==> flow/design.v <==
module cla(
		input  [3:0] A, B,
		input  CIN,
		output COUT,
		output [3:0] SUM,
		output [3:0] BAND,
		output [3:0] BXOR
	);
	wire [3:0] P, G; 
	assign P = A ^ B;
	assign G = A & B;
	wire [3:0] CARRY;
	assign CARRY[0] = G[0] | (P[0] & CIN);																															 
	assign CARRY[1] = G[1] | (P[1] & G[0]) | (P[1] & P[0] & CIN);																							 
	assign CARRY[2] = G[2] | (P[2] & G[1]) | (P[2] & P[1] & G[0]) | (P[2] & P[1] & P[0] & CIN);													 
	assign CARRY[3] = G[3] | (P[3] & G[2]) | (P[3] & P[2] & G[1]) | (P[3] & P[2] & P[1] & G[0]) | (P[3] & P[2] & P[1] & P[0] & CIN);  
	assign COUT  = CARRY[3];
	assign SUM = P ^ {CARRY[2:0], CIN};
	assign BXOR = P;
	assign BAND = G;
endmodule 
module cla_add(
		input  [3:0] A, B,
		input  CIN,
		output COUT,
		output [3:0] SUM
	);
	wire [3:0] P, G; 
	assign P = A ^ B;
	assign G = A & B;
	wire [3:0] CARRY;
	assign CARRY[0] = G[0] | (P[0] & CIN);																															 
	assign CARRY[1] = G[1] | (P[1] & G[0]) | (P[1] & P[0] & CIN);																							 
	assign CARRY[2] = G[2] | (P[2] & G[1]) | (P[2] & P[1] & G[0]) | (P[2] & P[1] & P[0] & CIN);													 
	assign CARRY[3] = G[3] | (P[3] & G[2]) | (P[3] & P[2] & G[1]) | (P[3] & P[2] & P[1] & G[0]) | (P[3] & P[2] & P[1] & P[0] & CIN);  
	assign COUT  = CARRY[3];
	assign SUM = P ^ {CARRY[2:0], CIN};
endmodule 
module cla32(
		input [31:0] A, B,
		input CIN,
		output OF,
		output [31:0] SUM, BAND, BXOR
	);
	wire [7:0] COUT;
	cla cla0(.A(A[3:0]  ), .B(B[3:0]), .CIN(CIN),     .COUT(COUT[0]), 
			   .SUM(SUM[3:0]  ), .BAND(BAND[3:0]  ), .BXOR(BXOR[3:0]  ));
	cla cla1(.A(A[7:4]  ), .B(B[7:4]), .CIN(COUT[0]), .COUT(COUT[1]), 
	         .SUM(SUM[7:4]  ), .BAND(BAND[7:4]  ), .BXOR(BXOR[7:4]  ));		
	cla cla2(.A(A[11:8] ), .B(B[11:8]), .CIN(COUT[1]), .COUT(COUT[2]), 
				.SUM(SUM[11:8] ), .BAND(BAND[11:8] ), .BXOR(BXOR[11:8] ));
	cla cla3(.A(A[15:12]), .B(B[15:12]), .CIN(COUT[2]), .COUT(COUT[3]), 
				.SUM(SUM[15:12]), .BAND(BAND[15:12]), .BXOR(BXOR[15:12]));
	cla cla4(.A(A[19:16]), .B(B[19:16]), .CIN(COUT[3]), .COUT(COUT[4]), 
				.SUM(SUM[19:16]), .BAND(BAND[19:16]), .BXOR(BXOR[19:16]));
	cla cla5(.A(A[23:20]), .B(B[23:20]), .CIN(COUT[4]), .COUT(COUT[5]), 
				.SUM(SUM[23:20]), .BAND(BAND[23:20]), .BXOR(BXOR[23:20]));
	cla cla6(.A(A[27:24]), .B(B[27:24]), .CIN(COUT[5]), .COUT(COUT[6]), 
				.SUM(SUM[27:24]), .BAND(BAND[27:24]), .BXOR(BXOR[27:24]));
	cla cla7(.A(A[31:28]), .B(B[31:28]), .CIN(COUT[6]), .COUT(COUT[7]), 
				.SUM(SUM[31:28]), .BAND(BAND[31:28]), .BXOR(BXOR[31:28]));
	assign OF = COUT[7];
endmodule 
module add(
		input [31:0] A, B,
		input CIN,
		output OF,
		output [31:0] SUM
	);
	wire [7:0] COUT;
	cla_add cla0(.A(A[3:0]  ), .B(B[3:0]), .CIN(CIN),     .COUT(COUT[0]), 
			   .SUM(SUM[3:0]  ));
	cla_add cla1(.A(A[7:4]  ), .B(B[7:4]), .CIN(COUT[0]), .COUT(COUT[1]), 
	         .SUM(SUM[7:4]  ));		
	cla_add cla2(.A(A[11:8] ), .B(B[11:8]), .CIN(COUT[1]), .COUT(COUT[2]), 
				.SUM(SUM[11:8] ));
	cla_add cla3(.A(A[15:12]), .B(B[15:12]), .CIN(COUT[2]), .COUT(COUT[3]), 
				.SUM(SUM[15:12]));
	cla_add cla4(.A(A[19:16]), .B(B[19:16]), .CIN(COUT[3]), .COUT(COUT[4]), 
				.SUM(SUM[19:16]));
	cla_add cla5(.A(A[23:20]), .B(B[23:20]), .CIN(COUT[4]), .COUT(COUT[5]), 
				.SUM(SUM[23:20]));
	cla_add cla6(.A(A[27:24]), .B(B[27:24]), .CIN(COUT[5]), .COUT(COUT[6]), 
				.SUM(SUM[27:24]));
	cla_add cla7(.A(A[31:28]), .B(B[31:28]), .CIN(COUT[6]), .COUT(COUT[7]), 
				.SUM(SUM[31:28]));
	assign OF = COUT[7];
endmodule 
`timescale 1ns / 1ps
module alu(
		input  [31:0] A, B,
		input  [3:0]  CTRL,
		input  [3:0]  BRANCHCONDITION,
		output reg [31:0] OUT,
		output reg BRANCHFLAG
	);
	reg  [31:0] A_ALU, B_ALU;
	wire [31:0] SUM, BAND, BXOR;
	reg   CIN;
	cla32 cla32_0(.A(A_ALU),  .B(B_ALU^{32{CIN}}),  .CIN(CIN),  .OF(),  .SUM(SUM),  .BAND(BAND),  .BXOR(BXOR));
	parameter ADD = 4'b0000,  SUB = 4'b0001,  SLL = 4'b0010, 
				 SRL = 4'b0011,  SRA = 4'b0100,  AND = 4'b0101,
				 OR  = 4'b0110,  XOR = 4'b0111,  SLT = 4'b1000, 
				 SLTU = 4'b1001;
	parameter BEQ = 4'b1000, BNE = 4'b1001, BLT = 4'b1100,
				 BGE = 4'b1101, BLTU= 4'b1110, BGEU= 4'b1111,
				 JMP = 4'b1010; 
	always@(*) begin
		case (CTRL)
			ADD: 
				begin 
					CIN <= 1'b0;  
					A_ALU <= A;     
					B_ALU <= B;     
					OUT <= SUM;     
				end
			SUB: 
				begin 
					CIN <= 1'b1;  
					A_ALU <= A;     
					B_ALU <= B;     
					OUT <= SUM;	    
				end
			AND: 
				begin 
					CIN <= 1'b0;  
					A_ALU <= A;     
					B_ALU <= B;	   
					OUT <= BAND;    
				end	
			OR:  
				begin 
					CIN <= 1'b0;  
					A_ALU <= A;     
					B_ALU <= B;     
					OUT <= A|B;     
				end
			XOR: 
				begin 
					CIN <= 1'b0;  
					A_ALU <= A;     
					B_ALU <= B;     
					OUT <= BXOR;    
				end
			SLL: 
				begin 
					CIN <= 1'b0;  
					A_ALU <= A; 
					B_ALU <= B;	
					OUT <= A << B;  
				end
			SRL: 
				begin 
					CIN <= 1'b0;  
					A_ALU <= A; 
					B_ALU <= B; 
					OUT <= A >> B;  
				end
			SRA: 
				begin 
					CIN <= 1'b0;  
					A_ALU <= A; 
					B_ALU <= B; 
					OUT <= $signed(A) >>> B; 
				end
			SLT: 
				begin 
					CIN <= 1'b1;  
					A_ALU <= A;     
					B_ALU <= B;     
					OUT <= {31'b0, SUM[31]}; 
				end
			SLTU:
				begin 
					CIN <= 1'b0;  
					A_ALU <= A; 
					B_ALU <= B; 
					OUT <= (A < B) ? 32'b1 : 32'b0; 
				end
			default:	
				begin	
					A_ALU <= A; 
					B_ALU <= B; 
					CIN	<= 1'b0; 
					OUT <= SUM;
				end
		endcase
		case(BRANCHCONDITION)
			BEQ:
				BRANCHFLAG <= ~|{SUM};
			BNE:
				BRANCHFLAG <= |{SUM};
			BLT:
				BRANCHFLAG <= OUT[0];
			BGE:
				BRANCHFLAG <= ~OUT[0];
			BLTU:
				BRANCHFLAG <= OUT[0];
			BGEU:
				BRANCHFLAG <= ~OUT[0];
			JMP:
				BRANCHFLAG <= 1'b1;
			default:
				BRANCHFLAG <= 1'b0;
		endcase
	end
endmodule 
module alu_ctrl(
		input [1:0] ALUOp,
		input [2:0] FUNC3,
		input FUNC7, IMMFLAG,
		output reg [3:0] ALUCTRL,
		output reg [3:0] BRANCHCONDITION
	);
	parameter ADD = 4'b0000,  SUB = 4'b0001,  SLL = 4'b0010, 
				 SRL = 4'b0011,  SRA = 4'b0100,  AND = 4'b0101,
				 OR  = 4'b0110,  XOR = 4'b0111,  SLT = 4'b1000, 
				 SLTU = 4'b1001;
	always@(*) begin
		if (ALUOp == 2'b10) begin	 
			case (FUNC3)
				3'b000:
					begin
						if (FUNC7 && ~IMMFLAG)
							ALUCTRL <= SUB;
						else
							ALUCTRL <= ADD;
					end
				3'b001:
					ALUCTRL <= SLL;
				3'b010:
					ALUCTRL <= SLT;
				3'b011:
					ALUCTRL <= SLTU;
				3'b100:
					ALUCTRL <= XOR;
				3'b101:
					begin
						if (~FUNC7) 
							ALUCTRL <= SRL;
						else 
							ALUCTRL <= SRA;
					end
				3'b110:
					ALUCTRL <= OR;
				3'b111:
					ALUCTRL <= AND;
				default:
					ALUCTRL <= ADD;
			endcase		
		end else if (ALUOp == 2'b00) begin
			ALUCTRL <= ADD;
		end else if (ALUOp == 2'b01) begin
			case(FUNC3[2:1])
				2'b00:
					ALUCTRL <= SUB;
				2'b10:
					ALUCTRL <= SLT;
				2'b11:
					ALUCTRL <= SLTU;
				default:
					ALUCTRL <= ADD;
			endcase
		end else begin
			ALUCTRL <= ADD;
		end
		if (ALUOp == 2'b01) begin
			BRANCHCONDITION <= {1'b1,FUNC3};
		end else if (ALUOp == 2'b11) begin
			BRANCHCONDITION <= 4'b1010;
		end else begin
			BRANCHCONDITION <= 4'b0000;
		end
	end	
endmodule 
`timescale 1ns / 1ps
module Control_Unit(
    input [31:0] instruction,   
	 input clk,
	 output reg MEMWRITE, ALUSRC, REGWRITE, IMMTOREG, STALLSIG,
	 output reg [1:0] ALUOP, BRANCH, REGWRITESEL
);
    always @(*) begin
        case (instruction[6:0])
            7'b0110011:  
					begin
						ALUSRC       <= 1'b0;
						IMMTOREG     <= 1'b0;
						STALLSIG		 <= 1'b0;
						REGWRITE     <= 1'b1;
						MEMWRITE     <= 1'b0;
						ALUOP        <= 2'b10;
						BRANCH       <= 2'b01;
						REGWRITESEL  <= 2'b00;
					end
            7'b0010011: 
					begin
						ALUSRC       <= 1'b1;
						IMMTOREG     <= 1'b0;
						STALLSIG		 <= 1'b0;
						REGWRITE     <= 1'b1;
						MEMWRITE     <= 1'b0;
						ALUOP        <= 2'b10;
						BRANCH       <= 2'b01;
						REGWRITESEL  <= 2'b00;
					end
            7'b0000011: 
					begin
						ALUSRC       <= 1'b1;
						IMMTOREG     <= 1'b1;
						STALLSIG		 <= 1'b1;
						REGWRITE     <= 1'b1;
						MEMWRITE     <= 1'b0;
						ALUOP        <= 2'b00;
						BRANCH       <= 2'b01;
						REGWRITESEL  <= 2'b01;
					end
            7'b1100111: 
					begin
						ALUSRC       <= 1'b1;
						IMMTOREG     <= 1'b0;
						STALLSIG		 <= 1'b0;
						REGWRITE     <= 1'b1;
						MEMWRITE     <= 1'b0;
						ALUOP        <= 2'b11;
						BRANCH       <= 2'b10;
						REGWRITESEL  <= 2'b10;
					end
            7'b0100011: 
					begin
						ALUSRC       <= 1'b1;
						IMMTOREG     <= 1'b0;
						STALLSIG		 <= 1'b0;
						REGWRITE     <= 1'b0;
						MEMWRITE     <= 1'b1;
						ALUOP        <= 2'b00;
						BRANCH       <= 2'b01;
						REGWRITESEL  <= 2'b00;
					end
            7'b1100011: 
					begin
						ALUSRC       <= 1'b0;
						IMMTOREG     <= 1'b0;
						STALLSIG		 <= 1'b0;
						REGWRITE     <= 1'b0;
						MEMWRITE     <= 1'b0;
						ALUOP        <= 2'b01;
						BRANCH       <= 2'b11;
						REGWRITESEL  <= 2'b00;
					end
            7'b0110111: 
					begin
						ALUSRC       <= 1'b1;
						IMMTOREG     <= 1'b1;
						STALLSIG		 <= 1'b0;
						REGWRITE     <= 1'b1;
						MEMWRITE     <= 1'b0;
						ALUOP        <= 2'b00;		 
						BRANCH       <= 2'b01;
						REGWRITESEL  <= 2'b00;		 
					end
            7'b0010111: 
					begin
						ALUSRC       <= 1'b1;
						IMMTOREG     <= 1'b0;
						STALLSIG		 <= 1'b0;
						REGWRITE     <= 1'b1;
						MEMWRITE     <= 1'b0;
						ALUOP        <= 2'b00;
						BRANCH       <= 2'b01;
						REGWRITESEL  <= 2'b11;
					end
            7'b1101111: 
					begin
						ALUSRC       <= 1'b1;
						IMMTOREG     <= 1'b0;
						STALLSIG		 <= 1'b0;
						REGWRITE     <= 1'b1;
						MEMWRITE     <= 1'b0;
						ALUOP        <= 2'b11;
						BRANCH       <= 2'b11;
						REGWRITESEL  <= 2'b10;
					end
            default: 
					begin
						ALUSRC       <= 1'b1;
						IMMTOREG     <= 1'b0;
						STALLSIG		 <= 1'b0;
						REGWRITE     <= 1'b0;
						MEMWRITE     <= 1'b0;
						ALUOP        <= 2'b00;
						BRANCH       <= 2'b01;
						REGWRITESEL  <= 2'b00;
					end
        endcase
    end
endmodule 
`timescale 1ns / 1ps
module datafwd(
		input [4:0] rs1, rs2, exerd, memrd, 
		input ctrl_alusrc, clk, E_REGWRITE, M_REGWRITE, E_MEMWRITE, M_MEMWRITE,
		output reg [1:0] rs1sel, rs2sel, ddatasel
	);
	always@(posedge clk) begin
		if ((rs1 == exerd) & (E_REGWRITE | E_MEMWRITE) & (rs1 != 5'b0))
			rs1sel <= 2'b01;
		else if ((rs1 == memrd) & (M_REGWRITE | M_MEMWRITE) & (rs1 != 5'b0))
			rs1sel <= 2'b10;
		else
			rs1sel <= 2'b00;
		if (ctrl_alusrc)
			rs2sel <= 2'b11;
		else if ((rs2 == exerd) & (E_REGWRITE | E_MEMWRITE) & (rs2 != 5'b0))
			rs2sel <= 2'b01;
		else if ((rs2 == memrd) & (M_REGWRITE | M_MEMWRITE) & (rs2 != 5'b0))
			rs2sel <= 2'b10;
		else
			rs2sel <= 2'b00;
		if ((rs2 == exerd) & (E_REGWRITE | E_MEMWRITE) & (rs2 != 5'b0))
			ddatasel <= 2'b01;
		else if ((rs2 == memrd) & (M_REGWRITE | M_MEMWRITE) & (rs2 != 5'b0))
			ddatasel <= 2'b10;
		else
			ddatasel <= 2'b00;
	end
endmodule 
`timescale 1ns / 1ps
module immediate_gen(
		input  [31:0] INSTRUCTION,
		output reg [31:0] IMMEDIATE_OUT
	);
	always@(*) begin
		case(INSTRUCTION[6:0])				
			7'b0110111:							 
				begin
					IMMEDIATE_OUT[31:12] <= INSTRUCTION[31:12];
					IMMEDIATE_OUT[11:0]  <= 12'b0;
				end
			7'b0010111:							 
				begin
					IMMEDIATE_OUT[31:11] <= {INSTRUCTION[31], INSTRUCTION[31:12]};
					IMMEDIATE_OUT[10:0]  <= 11'b0;
				end
			7'b1101111:							 
				begin
					IMMEDIATE_OUT[31:19] <= {13{INSTRUCTION[31]}};
					IMMEDIATE_OUT[18:11] <= INSTRUCTION[19:12];
					IMMEDIATE_OUT[10]    <= INSTRUCTION[20];
					IMMEDIATE_OUT[9:0]  <= INSTRUCTION[30:21];
				end
			7'b1100111:							 
				begin
					IMMEDIATE_OUT[31:12] <= {20{INSTRUCTION[31]}};
					IMMEDIATE_OUT[11:0]  <= INSTRUCTION[31:20];
				end
			7'b0010011:							 
				begin
					if ((INSTRUCTION[14:12] == 3'b001)|(INSTRUCTION[14:12] == 3'b101)) begin
						IMMEDIATE_OUT[31:5]  <= 27'b0;
						IMMEDIATE_OUT[4:0]   <= INSTRUCTION[24:20];
					end else begin
						IMMEDIATE_OUT[31:12] <= {20{INSTRUCTION[31]}};
						IMMEDIATE_OUT[11:0]  <= INSTRUCTION[31:20];
					end						
				end
			7'b0100011:		 
				begin
					IMMEDIATE_OUT[31:12] <= {20{INSTRUCTION[31]}};
					IMMEDIATE_OUT[11:5]  <= INSTRUCTION[31:25];
					IMMEDIATE_OUT[4:0]   <= INSTRUCTION[11:7];
				end
			7'b0000011:		 
				begin
					IMMEDIATE_OUT[31:12] <= {20{INSTRUCTION[31]}};
					IMMEDIATE_OUT[11:0]  <= INSTRUCTION[31:20];
				end
			7'b1100011:		 
				begin
					IMMEDIATE_OUT[31:12] <= {20{INSTRUCTION[31]}};
					IMMEDIATE_OUT[11]    <= INSTRUCTION[31];
					IMMEDIATE_OUT[10]    <= INSTRUCTION[7];
					IMMEDIATE_OUT[9:4]  <= INSTRUCTION[30:25];
					IMMEDIATE_OUT[3:0]   <= INSTRUCTION[11:8];
				end
			default:
				IMMEDIATE_OUT[31:0] <= 32'b0;
		endcase
	end
endmodule 
`timescale 1ns / 1ps
module Register_File(
    input [4:0] Read_reg01,  
    input [4:0] Read_reg02,  
    input [4:0] Write_reg,    
    input [31:0] Write_data,  
    output reg [31:0] Read_data01,
    output reg [31:0] Read_data02,
    input write_signal ,
    input clk
   );
    reg [31:0] registers [31:0]; 
    always @(*) begin
        Read_data01    = registers[Read_reg01];
        Read_data02    = registers[Read_reg02];
    end
    always @(negedge clk) begin
		registers[0] <= 32'b0;
        if (write_signal) begin
				if (Write_reg != 5'b0) 
					registers[Write_reg] <= Write_data;
        end
    end  
endmodule
`timescale 1ns / 1ps
module processor_main(
		input  clk, reset_n,                       
		input  [31:0] dmem_datain, 
		input  [31:0] imem_data,                   
		output [31:0] dmem_addr, dmem_dataout, PC,
		output dmem_rw, io_rw
   );
	reg [31:0] PFD_PC, PDE_PC, PEM_PC, PMW_PC, PFD_INST, PDE_IMM, PDE_RS1, PDE_RS2, PEM_RS2, PEM_PCADDIMM, PMW_PCADDIMM, PEM_ALUOUT, 
				  PEM_CALOUT, PMW_CALOUT, PMW_DOUT;				  
	reg [2:0] PDE_F3;
	reg PDE_F7, PDE_CTRL_MEMWRITE, PEM_CTRL_MEMWRITE, PDE_CTRL_REGWRITE, PEM_CTRL_REGWRITE, PMW_CTRL_REGWRITE, PDE_CTRL_ALUSRC, 
		 PDE_CRTL_IMMTOREG, PEM_BRANCHFLAG, PFD_TAKENFLAG, PDE_TAKENFLAG, PEM_TAKENFLAG;
	reg [1:0] PDE_CTRL_ALUOP, PDE_CTRL_BRANCH, PDE_CTRL_REGWRITESEL, PEM_CTRL_BRANCH, PEM_CTRL_REGWRITESEL, PMW_CTRL_REGWRITESEL;
	reg [4:0] PDE_RDA, PEM_RDA, PMW_RDA;
	wire STALL, PFD_FLUSH, PDE_FLUSH, TAKENFLAG;
	assign PC = PFD_PC;
	wire ALU_BRANCHFLAG, ALU_BRANCHFLAG_int;	
	assign ALU_BRANCHFLAG = (PEM_PC == 32'b0) ? 1'b0 : ALU_BRANCHFLAG_int;
   wire [31:0] next_instruction, PCADD4;     
   wire [31:0] inst;                 
	wire [31:0] data_rs1;
	wire [31:0] data_rs2, ALU_OUT, PCADDIMM;
	wire [31:0] REALBRANCH;
	assign REALBRANCH = ({(PDE_CTRL_BRANCH[1] & ALU_BRANCHFLAG), PDE_CTRL_BRANCH[0]} == 2'b00) ? PDE_PC :
							  ({(PDE_CTRL_BRANCH[1] & ALU_BRANCHFLAG), PDE_CTRL_BRANCH[0]} == 2'b01) ? PDE_PC :
							  ({(PDE_CTRL_BRANCH[1] & ALU_BRANCHFLAG), PDE_CTRL_BRANCH[0]} == 2'b10) ? ALU_OUT : PCADDIMM;
	add pcadd4(.A(PFD_PC), .B(32'd4), .CIN(1'b0), .OF(), .SUM(PCADD4));
	wire [31:0] NEXTPREDICTED;
	assign NEXTPREDICTED = PCADD4;	 
	assign TAKENFLAG = 1'b0;  
	assign next_instruction = (ALU_BRANCHFLAG ^ PDE_TAKENFLAG) ? REALBRANCH : NEXTPREDICTED;
	assign PFD_FLUSH = ALU_BRANCHFLAG ^ PDE_TAKENFLAG;
	assign PDE_FLUSH = ALU_BRANCHFLAG ^ PDE_TAKENFLAG;
   assign inst = imem_data;
	wire CTRL_MEMWRITE, CTRL_ALUSRC, CTRL_REGWRITE, CRTL_IMMTOREG;
	wire [1:0] CTRL_ALUOP, CTRL_BRANCH, CTRL_REGWRITESEL;
	Control_Unit cu(
		.instruction(PFD_INST),
		.clk(clk),
		.MEMWRITE(CTRL_MEMWRITE), 
		.ALUSRC(CTRL_ALUSRC), 
		.REGWRITE(CTRL_REGWRITE), 
		.IMMTOREG(CRTL_IMMTOREG),
		.STALLSIG(),
		.ALUOP(CTRL_ALUOP), 
		.BRANCH(CTRL_BRANCH), 
		.REGWRITESEL(CTRL_REGWRITESEL)
	);
	wire [31:0] REGWRITE_DATA;
	Register_File register(
		.Read_reg01(PFD_INST[19:15]),
		.Read_reg02(PFD_INST[24:20]),
		.Write_reg(PMW_RDA),
		.Write_data(REGWRITE_DATA),
		.Read_data01(data_rs1),
		.Read_data02(data_rs2),
		.write_signal(PMW_CTRL_REGWRITE),
		.clk(clk)
	);
	wire [31:0] IMM_EXT;  
	immediate_gen immgen(
		.INSTRUCTION(PFD_INST),
		.IMMEDIATE_OUT(IMM_EXT)		
	); 
	wire [3:0] ALU_OPCMD;
	wire [3:0] ALU_BRANCHCMD;
	wire [1:0] rs1sel, rs2sel, ddatasel;
	alu_ctrl aluctrl(
		.ALUOp(PDE_CTRL_ALUOP),
		.FUNC3(PDE_F3),
		.FUNC7(PDE_F7),
		.IMMFLAG(&{rs2sel}),  
		.ALUCTRL(ALU_OPCMD),
		.BRANCHCONDITION(ALU_BRANCHCMD)
	);
	datafwd fwd(
		.rs1(PFD_INST[19:15]), 
		.rs2(PFD_INST[24:20]), 
		.exerd(PDE_RDA), 
		.memrd(PEM_RDA), 
		.ctrl_alusrc(CTRL_ALUSRC),  
		.clk(clk),
		.E_REGWRITE(PDE_CTRL_REGWRITE), 
		.M_REGWRITE(PEM_CTRL_REGWRITE),
		.E_MEMWRITE(PDE_CTRL_MEMWRITE),
		.M_MEMWRITE(PEM_CTRL_MEMWRITE),
		.rs1sel(rs1sel), 
		.rs2sel(rs2sel),
		.ddatasel(ddatasel)
	);	
	wire [31:0] B_RS2_IMM;
	reg [31:0] ALU_A, ALU_B, E_RS2;
	always@(*) begin
		case (rs1sel)
			2'b00:
				ALU_A <= PDE_RS1;
			2'b01:
				ALU_A <= PEM_CALOUT;
			2'b10:
				ALU_A <= REGWRITE_DATA;
			2'b11:
				ALU_A <= PDE_RS1;
			default:
				ALU_A <= PDE_RS1;
		endcase
		case (rs2sel)
			2'b00:
				ALU_B <= PDE_RS2;
			2'b01:
				ALU_B <= PEM_CALOUT;
			2'b10:
				ALU_B <= REGWRITE_DATA;
			2'b11:
				ALU_B <= PDE_IMM;
			default:
				ALU_B <= PDE_RS2;
		endcase
		case (ddatasel)
			2'b00:
				E_RS2 <= PDE_RS2;
			2'b01:
				E_RS2 <= PEM_CALOUT;
			2'b10:
				E_RS2 <= REGWRITE_DATA;
			2'b11:
				E_RS2 <= PDE_RS2;
			default:
				E_RS2 <= PDE_RS2;
		endcase
	end
	alu alu(
		.A(ALU_A), 
		.B(ALU_B),
		.CTRL(ALU_OPCMD),
		.BRANCHCONDITION(ALU_BRANCHCMD),
		.OUT(ALU_OUT),
		.BRANCHFLAG(ALU_BRANCHFLAG_int)
	);
	wire [31:0] PCADDIMM_int;	
	add pcaddimm0(.A(PDE_PC), .B(PDE_IMM << 1), .CIN(1'b0), .OF(), .SUM(PCADDIMM_int));
	add pcaddimm1(.A(PCADDIMM_int), .B(~(32'd4)), .CIN(1'b1), .OF(), .SUM(PCADDIMM));
	wire [31:0] CAL_OUT;
	assign CAL_OUT = (PDE_CRTL_IMMTOREG == 1'b0) ? ALU_OUT : PDE_IMM;
	wire [31:0] DMEM_OUT;
	wire IOSEL;
	assign dmem_addr    = PEM_ALUOUT;
	assign dmem_dataout = PEM_RS2;
	assign DMEM_OUT     = dmem_datain;
	assign IOSEL = &{PEM_ALUOUT[31:2]};
	assign dmem_rw      = PEM_CTRL_MEMWRITE & ~IOSEL;
	assign io_rw        = PEM_CTRL_MEMWRITE & IOSEL;
	assign STALL = 1'b0;    
	assign REGWRITE_DATA = (PMW_CTRL_REGWRITESEL == 2'b00) ? PMW_CALOUT :
								  (PMW_CTRL_REGWRITESEL == 2'b01) ? PMW_DOUT : 
								  (PMW_CTRL_REGWRITESEL == 2'b10) ? PMW_PC : PMW_PCADDIMM;
	reg NEGEDGESTALL;
	always@(posedge clk or negedge reset_n) begin	
		if (~reset_n) begin
			PFD_PC   <= 32'b0;
			PFD_INST <= 32'b0;
			PFD_TAKENFLAG <= 1'b0;	
		end else	if (~STALL) begin
			if (PFD_FLUSH) begin
				PFD_PC   <= next_instruction;
				PFD_INST <= 32'b0;
				PFD_TAKENFLAG <= 1'b0;	
			end else begin
				PFD_PC   <= next_instruction;
				PFD_INST <= inst;
				PFD_TAKENFLAG <= TAKENFLAG;
			end
		end
	end
	always@(posedge clk or negedge reset_n) begin
		if (~reset_n) begin
			PDE_PC   <= 32'b0;
			PDE_F7   <= 1'b0;
			PDE_F3   <= 3'b0;
			PDE_IMM  <= 32'b0;
			PDE_RDA  <= 5'b0;
			PDE_RS1  <= 32'b0;
			PDE_RS2  <= 32'b0;
			PDE_TAKENFLAG		<= 1'b0;
			PDE_CTRL_REGWRITE <= 1'b0; 
			PDE_CTRL_MEMWRITE <= 1'b0; 
			PDE_CRTL_IMMTOREG <= 1'b0;			 
			PDE_CTRL_ALUOP    <= 1'b0;
			PDE_CTRL_BRANCH   <= 2'b01;
			PDE_CTRL_REGWRITESEL <= 2'b0;
		end else if (~STALL) begin
			if (PDE_FLUSH) begin
				PDE_PC   <= 32'b0;
				PDE_F7   <= 1'b0;
				PDE_F3   <= 3'b0;
				PDE_IMM  <= 32'b0;
				PDE_RDA  <= 5'b0;
				PDE_RS1  <= 32'b0;
				PDE_RS2  <= 32'b0;				
				PDE_TAKENFLAG		<= 1'b0;
				PDE_CTRL_REGWRITE <= 1'b0; 
				PDE_CTRL_MEMWRITE <= 1'b0; 
				PDE_CRTL_IMMTOREG <= 1'b0;			 
				PDE_CTRL_ALUOP    <= 1'b0;
				PDE_CTRL_BRANCH   <= 2'b01;
				PDE_CTRL_REGWRITESEL <= 2'b0;
			end else begin
				PDE_PC  <= PFD_PC;
				PDE_F7  <= PFD_INST[30];
				PDE_F3  <= PFD_INST[14:12];
				PDE_IMM <= IMM_EXT;
				PDE_RDA <= PFD_INST[11:7];
				PDE_RS1 <= data_rs1;
				PDE_RS2 <= data_rs2;
				PDE_TAKENFLAG <= PFD_TAKENFLAG;
				PDE_CTRL_REGWRITE <= CTRL_REGWRITE; 
				PDE_CTRL_MEMWRITE <= CTRL_MEMWRITE; 
				PDE_CRTL_IMMTOREG <= CRTL_IMMTOREG;			 
				PDE_CTRL_ALUOP    <= CTRL_ALUOP;				 
				PDE_CTRL_BRANCH   <= CTRL_BRANCH;	
				PDE_CTRL_REGWRITESEL <= CTRL_REGWRITESEL;
			end
		end
	end
	always@(posedge clk or negedge reset_n) begin
		if (~reset_n) begin
			PEM_PC      <= 32'b0;
			PEM_PCADDIMM <= 32'b0;
			PEM_RDA		<= 5'b0;
			PEM_ALUOUT  <= 32'b0;
			PEM_BRANCHFLAG <= 1'b0;
			PEM_RS2		<= 32'b0;
			PEM_CALOUT	<= 32'b0;
			PEM_TAKENFLAG <= 1'b0;
			PEM_CTRL_REGWRITE <= 1'b0;
			PEM_CTRL_MEMWRITE <= 1'b0;
			PEM_CTRL_BRANCH	<= 2'b01;
			PEM_CTRL_REGWRITESEL <= 2'b0;
		end else if (~STALL) begin
			PEM_PC      <= PDE_PC;
			PEM_PCADDIMM <= PCADDIMM;
			PEM_RDA		<= PDE_RDA;
			PEM_ALUOUT  <= ALU_OUT;
			PEM_BRANCHFLAG <= ALU_BRANCHFLAG;
			PEM_RS2		<= E_RS2;
			PEM_CALOUT	<= CAL_OUT;
			PEM_TAKENFLAG <= PDE_TAKENFLAG;
			PEM_CTRL_REGWRITE <= PDE_CTRL_REGWRITE;
			PEM_CTRL_MEMWRITE <= PDE_CTRL_MEMWRITE;
			PEM_CTRL_BRANCH	<= PDE_CTRL_BRANCH;
			PEM_CTRL_REGWRITESEL <= PDE_CTRL_REGWRITESEL;
		end
	end
	always@(posedge clk or negedge reset_n) begin
		if (~reset_n) begin
			PMW_PC       <= 32'b0;
			PMW_PCADDIMM <= 32'b0;
			PMW_RDA      <= 5'b0;
			PMW_CALOUT   <= 32'b0;
			PMW_DOUT     <= 32'b0;
			PMW_CTRL_REGWRITE <= 1'b0;
			PMW_CTRL_REGWRITESEL <= 2'b0;
		end else if (~STALL) begin
			PMW_PC       <= PEM_PC;
			PMW_PCADDIMM <= PEM_PCADDIMM;
			PMW_RDA      <= PEM_RDA;
			PMW_CALOUT   <= PEM_CALOUT;
			PMW_DOUT     <= DMEM_OUT;
			PMW_CTRL_REGWRITE <= PEM_CTRL_REGWRITE;
			PMW_CTRL_REGWRITESEL <= PEM_CTRL_REGWRITESEL;
		end		
	end								  
endmodule 
--- tool output ---
* From RTL to reports: processor_main *
Module processor_main before and after one edit of its RTL, step after step.
Lines under "before" count in the file above, lines under "after" in the edited file.
"change": "after" minus "before" as printed here. "rel. change": 100 x difference / "before".
Operators carry their Yosys type and port widths (W data, S select, Z words).
The mark n/a stands for no value.

inputs
  design top = processor_main
  clock = clk
  standard-cell library = sky130hd
  timing corner = tt_025C_1v80

* The edit *
Unified diff, file above to edited file.
The edit is scripted: it alters the design's behaviour and was not made to optimise anything.

begin of diff
@@ -148,5 +148,5 @@
 					A_ALU <= A; 
 					B_ALU <= B;	
-					OUT <= A << B;  
+					OUT <= A >> B;  
 				end
 			SRL: 
end of diff

* Word-level counts *
Counts by Yosys on the flattened word-level netlist (proc, flatten, opt, wreduce; memories kept). Register bits leave out memories and registers merged into their read ports (data or address); mux counts leave out enables and synchronous resets folded into registers. Print and check cells are left out. Cells with the same type and inputs are merged into one.
Memory sizes are those after Yosys's memory passes, which may raise the word count (mostly to a power of two), join words into wider ones and drop unused or constant bits.

storage and ports
  item                             before  after  change  rel. change (%)
  flip-flop bits (word level)      521     521    0       0.00
  bits in latches                  0       0      0       n/a
  RAM bits                         1024    1024   0       0.00
  ROM bits                         0       0      0       n/a
  word width x clocked read ports  0       0      0       n/a
  memory cells                     1       1      0       0.00
  input bits                       66      66     0       0.00
  output and inout bits            98      98     0       0.00
  word-level cells                 926     926    0       0.00

memories
  item                                          before                               after
  shape (words x width / read and write ports)  register.registers 32 x 32 bit 2R2W  register.registers 32 x 32 bit 2R2W

cells by class
  item                              before  after  change  rel. change (%)
  $add $sub $neg                    0       0      0       n/a
  multiply operators                0       0      0       n/a
  div/mod/pow operators             0       0      0       n/a
  order comparisons                 1       1      0       0.00
  equality and inequality tests     56      56     0       0.00
  shift operators                   3       2      -1      -33.33
  mux-type cells                    66      66     0       0.00
  bitwise logic cells               732     732    0       0.00
  reductions and logical operators  33      34     +1      +3.03

operator list
  operator              before  after  change  rel. change (%)
  $reduce_or A2 Y1      11      12     +1      +9.09
  $pmux W32 S8          1       0      -1      -100.00
  $shl A32 B32 Y32      1       0      -1      -100.00
  $pmux W32 S7          0       1      +1      n/a
  $and A1 B1 Y1         429     429    0       0.00
  $or A1 B1 Y1          225     225    0       0.00
  $xor A4 B4 Y4         48      48     0       0.00
  $and A4 B4 Y4         15      15     0       0.00
  $mux W1               15      15     0       0.00
  $mux W32              15      15     0       0.00
  $eq A2 B2 Y1 const B  12      12     0       0.00
  $eq A4 B4 Y1 const B  9       9      0       0.00
  $logic_not A2 Y1      7       7      0       0.00
  $not A4 Y4            7       7      0       0.00
  $eq A2 B1 Y1 const B  6       6      0       0.00
  $mux W2               6       6      0       0.00
  $eq A3 B3 Y1 const B  5       5      0       0.00
  $mux W4               5       5      0       0.00
  $eq A4 B3 Y1 const B  4       4      0       0.00
  $eq A5 B5 Y1          4       4      0       0.00
  $mux W5               4       4      0       0.00
  $not A1 Y1            4       4      0       0.00
  $eq A7 B6 Y1 const B  3       3      0       0.00
  $eq A7 B7 Y1 const B  3       3      0       0.00
  $reduce_bool A5 Y1    3       3      0       0.00
  $eq A3 B1 Y1 const B  2       2      0       0.00
  $eq A3 B2 Y1 const B  2       2      0       0.00
  $eq A4 B2 Y1 const B  2       2      0       0.00

Not every row of either side is listed.

* Depth *
Longest topological path by Yosys (ltp), each cell counted once; first at word level (registers and memories cut), then after technology mapping (sequential cells cut; the memories' decode and read muxes count).

depth
  item                           before  after  change  rel. change (%)
  depth after elaboration        41      41     0       0.00
  ABC_AREA                       0       0      n/a     n/a
  depth in mapped cells          34      34     0       0.00
  gate-level depth less buffers  26      27     +1      +3.85

* Netlist *
Source: synth_stat.txt of the flow (Yosys; design flattened, memories mapped). It holds for the ABC_AREA given above (unset counts as 0); a run with the other value may have another netlist.

cells by type
  cell type                   before  after  change  rel. change (%)
  sky130_fd_sc_hd__nand2_1    292     216    -76     -26.03
  sky130_fd_sc_hd__a211oi_1   78      15     -63     -80.77
  sky130_fd_sc_hd__mux2_2     132     95     -37     -28.03
  sky130_fd_sc_hd__a22oi_1    75      111    +36     +48.00
  sky130_fd_sc_hd__nand3_1    62      34     -28     -45.16
  sky130_fd_sc_hd__nor3_1     57      32     -25     -43.86
  sky130_fd_sc_hd__a21o_1     45      22     -23     -51.11
  sky130_fd_sc_hd__clkbuf_1   239     217    -22     -9.21
  sky130_fd_sc_hd__a22o_1     29      7      -22     -75.86
  sky130_fd_sc_hd__o221ai_1   18      40     +22     +122.22
  sky130_fd_sc_hd__a21boi_0   4       20     +16     +400.00
  sky130_fd_sc_hd__o2111ai_1  20      5      -15     -75.00
  sky130_fd_sc_hd__nor4_1     46      32     -14     -30.43
  sky130_fd_sc_hd__o211ai_1   30      17     -13     -43.33
  sky130_fd_sc_hd__nor2b_1    89      101    +12     +13.48
  sky130_fd_sc_hd__inv_1      93      83     -10     -10.75
  sky130_fd_sc_hd__a222oi_1   29      19     -10     -34.48
  sky130_fd_sc_hd__o21ai_1    14      4      -10     -71.43

Not every row of either side is listed.

synthesis totals
  item                    before   after    change   rel. change (%)
  mapped cells            5120     4722     -398     -7.77
  synthesis area (um^2)   77889.7  75275.9  -2613.8  -3.36
  sequential area (um^2)  43439.2  43439.2  0.0      0.00
  flip-flops              1545     1545     0        0.00
  buffers                 361      322      -39      -10.80

By module: a second synthesis without flattening, with its own total; a netlist apart from the flattened one above.

unflattened totals
  item                                            before   after    change   rel. change (%)
  cell total of the unflattened synthesis         6388     6096     -292     -4.57
  area total of the unflattened synthesis (um^2)  80811.3  78730.5  -2080.8  -2.57

Each row is one instance without its submodules.

by module, before
  module          times used  cells  area (um^2)  seq. area (um^2)
  Register_File   1           3387   48444.0      30429.2
  processor_main  1           1222   18415.2      12888.6
  alu             1           1089   7698.6       0.0
  cla_add         24          13     132.6        0.0
  cla             8           23     187.7        0.0
  immediate_gen   1           94     759.5        0.0
  datafwd         1           48     440.4        120.1
  Control_Unit    1           28     202.7        0.0
  alu_ctrl        1           24     166.4        0.0
  add             3           0      0.0          0.0
  cla32           1           0      0.0          0.0

by module, after
  module          times used  cells  area (um^2)  seq. area (um^2)
  Register_File   1           3387   48444.0      30429.2
  processor_main  1           1222   18415.2      12888.6
  alu             1           797    5617.9       0.0
  cla_add         24          13     132.6        0.0
  cla             8           23     187.7        0.0
  immediate_gen   1           94     759.5        0.0
  datafwd         1           48     440.4        120.1
  Control_Unit    1           28     202.7        0.0
  alu_ctrl        1           24     166.4        0.0
  add             3           0      0.0          0.0
  cla32           1           0      0.0          0.0

* Layout results *
Runs of the flow (Yosys, OpenROAD) on both versions; the two runs of a pair have the same settings. The constraints put input and output delay at 20% of the set period each and load the outputs with 0.01 pF.

settings, pair A
  CORE_UTILIZATION = 40
  period_ns = 10.2
  CAP_MARGIN = 20
  CORE_MARGIN = 2
  SLEW_MARGIN = 20

measured results, pair A
  item                                     before    after     change   rel. change (%)
  synthesized cell area (um^2)             77889.7   75275.9   -2613.8  -3.36
  area inside the die boundary (um^2)      198270.0  191678.0  -6592.0  -3.32
  standard-cell area after routing (um^2)  93063.0   90737.0   -2326.0  -2.50
  final design utilization (%)             48.2      48.4      +0.2     n/a
  worst setup slack after layout (ns)      0.899     0.812     -0.087   n/a
  setup TNS (ns)                           0.000     0.000     0.000    n/a
  worst hold slack after layout (ns)       0.347     0.338     -0.009   n/a
  total power of the final layout (uW)     18221     18202     -19      -0.10
  period reached (ns)                      9.301     9.388     +0.087   +0.94

settings, pair B
  CAP_MARGIN = 35
  CORE_UTILIZATION = 32
  CTS_CLUSTER_SIZE = 85
  GPL_ROUTABILITY_DRIVEN = 1
  GPL_TIMING_DRIVEN = 1
  MAX_ROUTING_LAYER = met5
  PLACE_DENSITY_LB_ADDON = 0.03
  SLEW_MARGIN = 40
  period_ns = 12.3
  CORE_MARGIN = 2

measured results, pair B
  item                                     before    after     change   rel. change (%)
  synthesized cell area (um^2)             77889.7   75275.9   -2613.8  -3.36
  area inside the die boundary (um^2)      247367.0  239131.0  -8236.0  -3.33
  standard-cell area after routing (um^2)  95286.4   92750.2   -2536.2  -2.66
  final design utilization (%)             39.3      39.5      +0.2     n/a
  worst setup slack after layout (ns)      2.018     2.818     +0.800   n/a
  setup TNS (ns)                           0.000     0.000     0.000    n/a
  worst hold slack after layout (ns)       0.323     0.339     +0.016   n/a
  total power of the final layout (uW)     15877     15627     -250     -1.57
  period reached (ns)                      10.282    n/a       n/a      n/a

"period reached": clock period set for the run, less the worst setup slack. It is reckoned from that one timing run; input and output delays stay at 20% of the period that was set.
"total power of the final layout" is the tool's figure for a default switching activity; nothing was simulated.
--- end ---
